==> flow/design.v <==
`timescale 1ns / 1ps
module iir_filter (
    input wire clk,
    input wire rst,
    input wire signed [15:0] x_in,
    output reg signed [15:0] y_out
);
    localparam signed [39:0] B0 =  3947;
    localparam signed [39:0] B1 = -7894;
    localparam signed [39:0] B2 =  3947;
    localparam signed [39:0] A2 = -7891; 
    localparam signed [39:0] A3 =  3801;
    reg signed [39:0] z1;
    reg signed [39:0] z2;
    wire signed [39:0] x_ext;
    wire signed [39:0] b0_x, b1_x, b2_x;
    wire signed [39:0] a2_y, a3_y;
    wire signed [39:0] y_acc;
    assign x_ext = {{24{x_in[15]}}, x_in};
    assign b0_x = x_ext * B0;
    assign b1_x = x_ext * B1;
    assign b2_x = x_ext * B2;
    assign y_acc = b0_x + z1;
    reg signed [15:0] y_comb;
    wire signed [39:0] y_scaled = y_acc >>> 12; 
    always @(*) begin
        if (y_scaled > 32767)      
            y_comb = 32767;
        else if (y_scaled < -32768) 
            y_comb = -32768;
        else                        
            y_comb = y_scaled[15:0];
    end
    wire signed [39:0] y_comb_ext = {{24{y_comb[15]}}, y_comb};
    assign a2_y = y_comb_ext * A2;
    assign a3_y = y_comb_ext * A3;
    always @(posedge clk) begin
        if (rst) begin
            y_out <= 0;
            z1 <= 0;
            z2 <= 0;
        end else begin
            y_out <= y_comb;
            z1 <= b1_x - a2_y + z2;
            z2 <= b2_x - a3_y;
        end
    end
endmodule
`timescale 1ns / 1ps
module threshold_estimator (
    input wire clk,
    input wire rst,
    input wire signed [15:0] data_in,
    output reg signed [15:0] threshold
);
    reg signed [15:0] abs_data;
    always @(*) begin
        if (data_in == -16'd32768) abs_data = 16'd32767;
        else abs_data = (data_in < 0) ? -data_in : data_in;
    end
    localparam K = 14; 
    reg signed [31:0] accumulator;
    always @(posedge clk) begin
        if (rst) begin
            accumulator <= 0;
            threshold <= 0;
        end else begin
            accumulator <= accumulator - (accumulator >>> K) + abs_data;
            threshold <= -(((accumulator >>> K) * 45) >>> 3);
        end
    end
endmodule
`timescale 1ns / 1ps
module spike_detect (
    input wire clk,
    input wire rst,
    input wire signed [15:0] data_in,
    input wire signed [15:0] threshold,
    output reg spike_out
);
    localparam integer LOCKOUT = 20;
    localparam signed [15:0] SATURATION_NEG = -16'd30000;
    reg [4:0] timer;
    always @(posedge clk) begin
        if (rst) begin
            spike_out <= 0;
            timer <= 0;
        end else begin
            spike_out <= 0;
            if (timer > 0) begin
                timer <= timer - 1;
            end else begin
                if ((data_in < threshold) && (data_in > SATURATION_NEG)) begin
                    spike_out <= 1;
                    timer <= LOCKOUT;
                end
            end
        end
    end
endmodule
`timescale 1ns / 1ps
module velocity_decoder (
    input wire clk,
    input wire rst,
    input wire bin_strobe,  
    input wire signed [15:0] bin_count,  
    output reg signed [15:0] velocity  
);
    localparam signed [15:0] M1 = 16'd3891;  
    localparam signed [15:0] M2 = 16'd819;  
    localparam signed [15:0] MAX_VEL = 16'd20480; 
    localparam signed [15:0] MIN_VEL = -16'd20480;
    reg signed [31:0] term1;  
    reg signed [31:0] term2;  
    reg signed [31:0] sum;  
    always @(posedge clk) begin
        if (rst) begin
            velocity <= 0;
        end else if (bin_strobe) begin
            term1 = velocity * M1; 
            term2 = (bin_count * M2) <<< 12;
            sum = term1 + term2;
            if ((sum >>> 12) > MAX_VEL) 
                velocity <= MAX_VEL;
            else if ((sum >>> 12) < MIN_VEL)
                velocity <= MIN_VEL;
            else
                velocity <= sum >>> 12;
        end
    end
endmodule
`timescale 1ns / 1ps
module neural_pipeline_top (
    input wire clk,
    input wire rst,
    input wire signed [15:0] raw_in,
    output wire signed [15:0] vel_out
);
    wire signed [15:0] filt_out;
    wire spike_pulse_raw;  
    reg spike_pulse_safe;  
    wire signed [15:0] auto_threshold;
    reg [17:0] warmup_cnt; 
    always @(posedge clk) begin
        if (rst) begin
            warmup_cnt <= 0;
            spike_pulse_safe <= 0;
        end else begin
            if (warmup_cnt < 150000) 
                warmup_cnt <= warmup_cnt + 1;
            if (warmup_cnt == 150000) 
                spike_pulse_safe <= spike_pulse_raw;
            else 
                spike_pulse_safe <= 0;
        end
    end
    reg [10:0] bin_timer;
    reg bin_strobe;
    reg signed [15:0] bin_accumulator;
    reg signed [15:0] current_bin_count;
    iir_filter u_filter (
        .clk(clk),
        .rst(rst),
        .x_in(raw_in),
        .y_out(filt_out)
    );
    threshold_estimator u_thresh_gen (
        .clk(clk),
        .rst(rst),
        .data_in(filt_out),
        .threshold(auto_threshold)
    );
    spike_detect u_detect (
        .clk(clk),
        .rst(rst),
        .data_in(filt_out),
        .threshold(auto_threshold), 
        .spike_out(spike_pulse_raw) 
    );
    always @(posedge clk) begin
        if (rst) begin
            bin_timer <= 0;
            bin_accumulator <= 0;
            current_bin_count <= 0;
            bin_strobe <= 0;
        end else begin
            bin_strobe <= 0;
            if (spike_pulse_safe)
                bin_accumulator <= bin_accumulator + 1;
            if (bin_timer == 1499) begin
                bin_timer <= 0;
                current_bin_count <= bin_accumulator;
                bin_accumulator <= 0;
                bin_strobe <= 1;
            end else begin
                bin_timer <= bin_timer + 1;
                bin_strobe <= 0;
            end
        end
    end
    velocity_decoder u_decoder (
        .clk(clk),
        .rst(rst),
        .bin_strobe(bin_strobe),
        .bin_count(current_bin_count),
        .velocity(vel_out)
    );
endmodule
# Step by step through the tools: neural_pipeline_top
# The steps from the RTL of neural_pipeline_top to its reports follow in flow order.
# Line numbers count from 1 in the design file above.
# Operators: Yosys type, input widths -> output width; for muxes data width and select width s.
# Library cell names are shortened.
# The mark -- stands for no value.
[setup]
design = "neural_pipeline_top"
clock_port = "clk"
cell_library = "sky130hd"
corner = "tt_025C_1v80"

# After elaboration
# Counts by Yosys on the flattened word-level netlist (proc, flatten, opt, wreduce; memories kept). Register bits leave out memories and registers merged into their read ports (data or address). Print and check cells are left out. Cells with the same type and inputs are merged into one.
[op_classes]
logic = 1
muxes = 10
mul = 7
equal = 3
reduce_and_logical = 5
cmp = 9
add_sub_neg = 13
[ops]
columns = ["operator", "n"]
rows = [
  ["$mul 16x13->29 const B", 4],
  ["$mul 16x14->30 const B", 1],
  ["$mul 16x11->20 const B", 1],
  ["$mul 18x7->19 const B", 1],
  ["$mux 16", 6],
  ["$add 29x40->40", 1],
  ["$add 40x40->40", 1],
  ["$sub 40x40->40", 1],
  ["$neg 16->16", 2],
  ["$add 29x32->32", 1],
  ["$add 32x16->32", 1],
  ["$sub 32x18->32", 1],
  ["$sub 29x29->30", 1],
  ["$gt 28x16->1 const B", 1],
  ["$lt 28x16->1 const B", 1],
  ["$gt 20x16->1 const B", 1],
  ["$lt 20x16->1 const B", 1],
  ["$add 18x1->18 const B", 1],
  ["$lt 18x18->1 const B", 1],
  ["$eq 18x18->1 const B", 1],
  ["$lt 16x1->1 const B", 1],
  ["$lt 16x16->1", 1],
  ["$gt 16x16->1 const B", 1],
  ["$eq 16x16->1 const B", 1],
  ["$add 16x2->16 const B", 1],
  ["$add 11x1->11 const B", 1],
  ["$eq 11x11->1 const B", 1],
  ["$mux 5", 2],
]
# Not listed: further kinds 7, cells in them 10.
[word_totals]
word_cells = 62
in_bits = 18
output_inout_bits = 16
regBits = 229

# Depth
# Depth = most cells in a row (Yosys ltp): at word level without a register or memory, in the mapped netlist without a sequential cell, where the memories' decode and read muxes count.
[logic_depth]
word_depth = 8
ABC_AREA = 0
mapped_depth = 71
depth_no_buf = 69

# Mapped cells and area
# Yosys stat after the flow's synthesis: flattened, memories mapped to cells. It holds for the ABC_AREA given above (unset counts as 0); a run with the other value may have another netlist.
# The area totals of this step are shown rounded.
[types]
columns = ["cell_type", "n", "area_total_um2"]
rows = [
  ["fa_1", 524, 1.05E+04],
  ["ha_1", 712, 8.91E+03],
  ["dfxtp_1", 219, 4.38E+03],
  ["inv_1", 1004, 3.77E+03],
  ["xnor2_1", 194, 1699.13],
  ["nor2_1", 351, 1.32E+03],
  ["xor2_1", 146, 1.28E+03],
  ["a21oi_1", 198, 990.95],
  ["a21o_1", 101, 758.227],
  ["nand2_1", 181, 679.402],
  ["o21ai_0", 122, 610.586],
  ["mux2i_1", 36, 360.346],
  ["nand3_1", 69, 345.331],
  ["nor3_1", 62, 310.298],
  ["o21a_1", 39, 292.781],
  ["nand2b_1", 44, 275.264],
  ["nor2b_1", 44, 275.264],
  ["and3_1", 37, 231.472],
]
# Other cell types: 71; their cells: 467.
[mapped]
mapped_area_mm2 = 0.04
ff_cells = 219
seq_area_mm2 = 0.0044
cell_count = 4550
# The figures by module come from a second, unflattened synthesis with its own total; it is not the netlist above.
[hier_totals]
cells_unflattened = 4726
area_unflattened_mm2 = 0.042
# Each row is one instance without its submodules.
[by_module]
columns = ["module", "mod_seq_area_mm2", "instances", "area_mm2", "n_cells"]
rows = [
  ["iir_filter", 0.0017, 1, 0.024, 2745],
  ["velocity_decoder", 0.00032, 1, 0.0078, 840],
  ["(no name shown)", 0.00096, 1, 0.0064, 770],
  ["neural_pipeline_top", 0.0013, 1, 0.0026, 274],
  ["spike_detect", 0.00012, 1, 0.00072, 97],
]

# Timing after synthesis
# OpenSTA on the mapped netlist: ideal clock, no wires. The path of least setup slack (recovery checks aside). Input and output delay are each 20% of the period. Register names are those of the netlist, which keeps one name where synthesis merged equal registers.
[synth_path]
kind = "input -> register"
startpoint = "input raw_in[7]"
endpoint = "register u_filter.z1[29]"
n_path_buf = 2
setup_time_ns = 0.121
t_arrival_ns = 19.584
delay_ns = 14.705
driving_pins = 65
clock_period_ns = 25.0
setup_slack_ns = 5.295
synth_period_reached_ns = 19.705
# "delay_ns" is the arrival time less input delay plus setup time.
# "driving_pins": output pins that drive a net of the path, with the launching flip-flop's if there is one; two outputs of one cell count as two.
# "synth_period_reached_ns" is the clock period less the worst setup slack; recovery checks do not enter. This is arithmetic on one report: input and output delays are still those of the set period (20% each).
# The rows between start and end are the longest chain of elaborated cells between them; the timing report does not say that the signal goes this way. Where chains are equally long, one stands for them.
# Each line given opens the expression or statement behind the cell; cells for indexed reads and writes are added by Yosys, which also makes memories of some case tables.
[synth_between]
path_cell_list = "ha_1 > fa_1 > inv_1 > fa_1 > inv_1 > fa_1 > inv_1 > fa_1 > inv_1 > ha_1 > or3_1 > o211ai_1 > a21oi_1 > o21a_1 > o21ai_0 > nand2_1 > a21o_1 > a21oi_1 > [... 29 more ...] > o31ai_1 > nor2_1 > xnor2_1 > fa_1 > inv_1 > ha_1 > a21o_1 > a21oi_1 > o21ai_0 > a21oi_1 > nor2b_1 > o21ai_0 > nand2b_1 > a21oi_1 > nand2_1 > o221ai_1 > o21ai_1 > mux2_2"
elab_chain_len = 8
[synth_rtl]
columns = ["element", "line_no", "rtl"]
rows = [
  ["start: declaration", 136, "input wire signed [15:0] raw_in,"],
  ["$mul 16x13->29", 20, "assign b0_x = x_ext * B0;"],
  ["$add 29x40->40", 23, "assign y_acc = b0_x + z1;"],
  ["$lt 28x16->1", 29, "else if (y_scaled < -32768)"],
  ["$mux 16", 29, ""],
  ["$mux 16", 27, "if (y_scaled > 32767)"],
  ["$mul 16x14->30", 35, "assign a2_y = y_comb_ext * A2;"],
  ["$sub 40x40->40", 44, "z1 <= b1_x - a2_y + z2;"],
  ["$add 40x40->40", 44, ""],
  ["end: assignment", 40, "z1 <= 0;"],
  ["end: assignment", 44, ""],
  ["end: declaration", 13, "reg signed [39:0] z1;"],
]
# Some nets on the timed path still bear RTL names; the line given drives or declares the net.
[synth_nets]
columns = ["signal", "line_no"]
rows = [
  ["u_filter.y_comb[9]", 27],
]

# Worst path after layout
# From the final timing report of record 1: the path of least setup slack in the routed layout; clock arrival at registers is part of the times.
[layout_path]
kind = "input -> register"
startpoint = "input raw_in[0]"
endpoint = "register u_filter.z1[29]"
t_arrival_ns = 22.42
setup_time_ns = 0.11
clock_period_ns = 23.2
driving_pins = 57
n_path_buf = 2
setup_slack_ns = 1.27
# The rows between start and end are the longest chain of elaborated cells between them; the timing report does not say that the signal goes this way. Where chains are equally long, one stands for them.
[layout_between]
path_cell_list = "clkdlybuf4s50_1 > inv_1 > ha_1 > ha_1 > inv_1 > fa_1 > inv_1 > fa_1 > fa_1 > ha_1 > nand3_1 > nand2_1 > a41o_1 > o41ai_1 > buf_4 > o21ai_0 > a211o_1 > a31o_2 > [... 21 more ...] > inv_1 > fa_1 > ha_1 > a2111oi_0 > or3_1 > o31ai_1 > o41ai_1 > nand2b_1 > a21oi_1 > xnor2_1 > fa_1 > inv_1 > ha_1 > nand2_1 > a2111oi_1 > o221ai_1 > o21ai_1 > mux2_2"
elab_chain_len = 8
[layout_rtl]
columns = ["element", "line_no", "rtl"]
rows = [
  ["start: declaration", 136, "input wire signed [15:0] raw_in,"],
  ["$mul 16x13->29", 20, "assign b0_x = x_ext * B0;"],
  ["$add 29x40->40", 23, "assign y_acc = b0_x + z1;"],
  ["$lt 28x16->1", 29, "else if (y_scaled < -32768)"],
  ["$mux 16", 29, ""],
  ["$mux 16", 27, "if (y_scaled > 32767)"],
  ["$mul 16x14->30", 35, "assign a2_y = y_comb_ext * A2;"],
  ["$sub 40x40->40", 44, "z1 <= b1_x - a2_y + z2;"],
  ["$add 40x40->40", 44, ""],
  ["end: assignment", 40, "z1 <= 0;"],
  ["end: assignment", 44, ""],
  ["end: declaration", 13, "reg signed [39:0] z1;"],
]
# Some nets on the timed path still bear RTL names; the line given drives or declares the net.
[layout_nets]
columns = ["signal", "line_no"]
rows = [
  ["u_filter.y_comb[12]", 27],
]

# 4 stored runs of neural_pipeline_top in the flow (synthesis by Yosys, layout by OpenROAD, sky130hd cells), in arbitrary order. Constraints: input delay and output delay 20% of the set period each, output load 0.01 pF.
# "period_less_ws_ns" is the run's clock period less its worst setup slack. It is reckoned from that one timing run; input and output delays stay at 20% of the period that was set.
# By "worst_setup_path_time_ns" is meant the share of the clock period that the worst setup path is allowed (20% is reserved at inputs, 20% at outputs), minus its slack. Clock arrival times at its registers enter into it.
# Results are given in rounded form.

[[run]]
name = "record 1"
[run.settings]
period_ns = 23.2
CAP_MARGIN = 20
CORE_MARGIN = 2
CORE_UTILIZATION = 40
SLEW_MARGIN = 20
[run.results]
cell_area_final_mm2 = 0.043
tns_setup_ns = 0.000
worst_setup_path_time_ns = 17.29
worst_setup_path_type = "input -> register"
period_less_ws_ns = 21.927
timing.setup.ws_ns = 1.3
yosys_chip_area_mm2 = 0.04
final_die_area_mm2 = 0.1
finish.utilization_pct = 43
hold_ws_ns = 0.47

[[run]]
name = "record 2"
[run.settings]
CELL_PAD_IN_SITES_DETAIL_PLACEMENT = 0
CELL_PAD_IN_SITES_GLOBAL_PLACEMENT = 1
CORE_MARGIN = 10
CORE_UTILIZATION = 62
CTS_CLUSTER_DIAMETER = 392
CTS_CLUSTER_SIZE = 88
GPL_ROUTABILITY_DRIVEN = 1
GPL_TIMING_DRIVEN = 1
HOLD_SLACK_MARGIN = 0.28
PLACE_DENSITY_LB_ADDON = 0.28
SETUP_SLACK_MARGIN = -1.65
period_ns = 18.6
CAP_MARGIN = 20
SLEW_MARGIN = 20
[run.results]
cell_area_final_mm2 = 0.045
tns_setup_ns = -5.5
worst_setup_path_time_ns = 15.41
worst_setup_path_type = "input -> register"
period_less_ws_ns = 19.128
timing.setup.ws_ns = -0.53
yosys_chip_area_mm2 = 0.04
final_die_area_mm2 = 0.076
finish.utilization_pct = 70
hold_ws_ns = 0.51

[[run]]
name = "record 3"
[run.settings]
CAP_MARGIN = 35
CELL_PAD_IN_SITES_DETAIL_PLACEMENT = 2
CORE_ASPECT_RATIO = 0.98
CORE_UTILIZATION = 51
GPL_TIMING_DRIVEN = 1
HOLD_SLACK_MARGIN = -0.04
MAX_ROUTING_LAYER = "met4"
SLEW_MARGIN = 30
TNS_END_PERCENT = 5
period_ns = 25.0
CORE_MARGIN = 2
[run.results]
outcome = "not finished: placement ended with error DPL-0033"

[[run]]
name = "record 4"
[run.settings]
period_ns = 25.0
CAP_MARGIN = 20
CORE_MARGIN = 2
CORE_UTILIZATION = 40
SLEW_MARGIN = 20
[run.results]
cell_area_final_mm2 = 0.043
tns_setup_ns = 0.000
worst_setup_path_time_ns = 17.93
worst_setup_path_type = "input -> register"
period_less_ws_ns = 22.931
timing.setup.ws_ns = 2.1
yosys_chip_area_mm2 = 0.04
final_die_area_mm2 = 0.1
finish.utilization_pct = 43
hold_ws_ns = 0.46
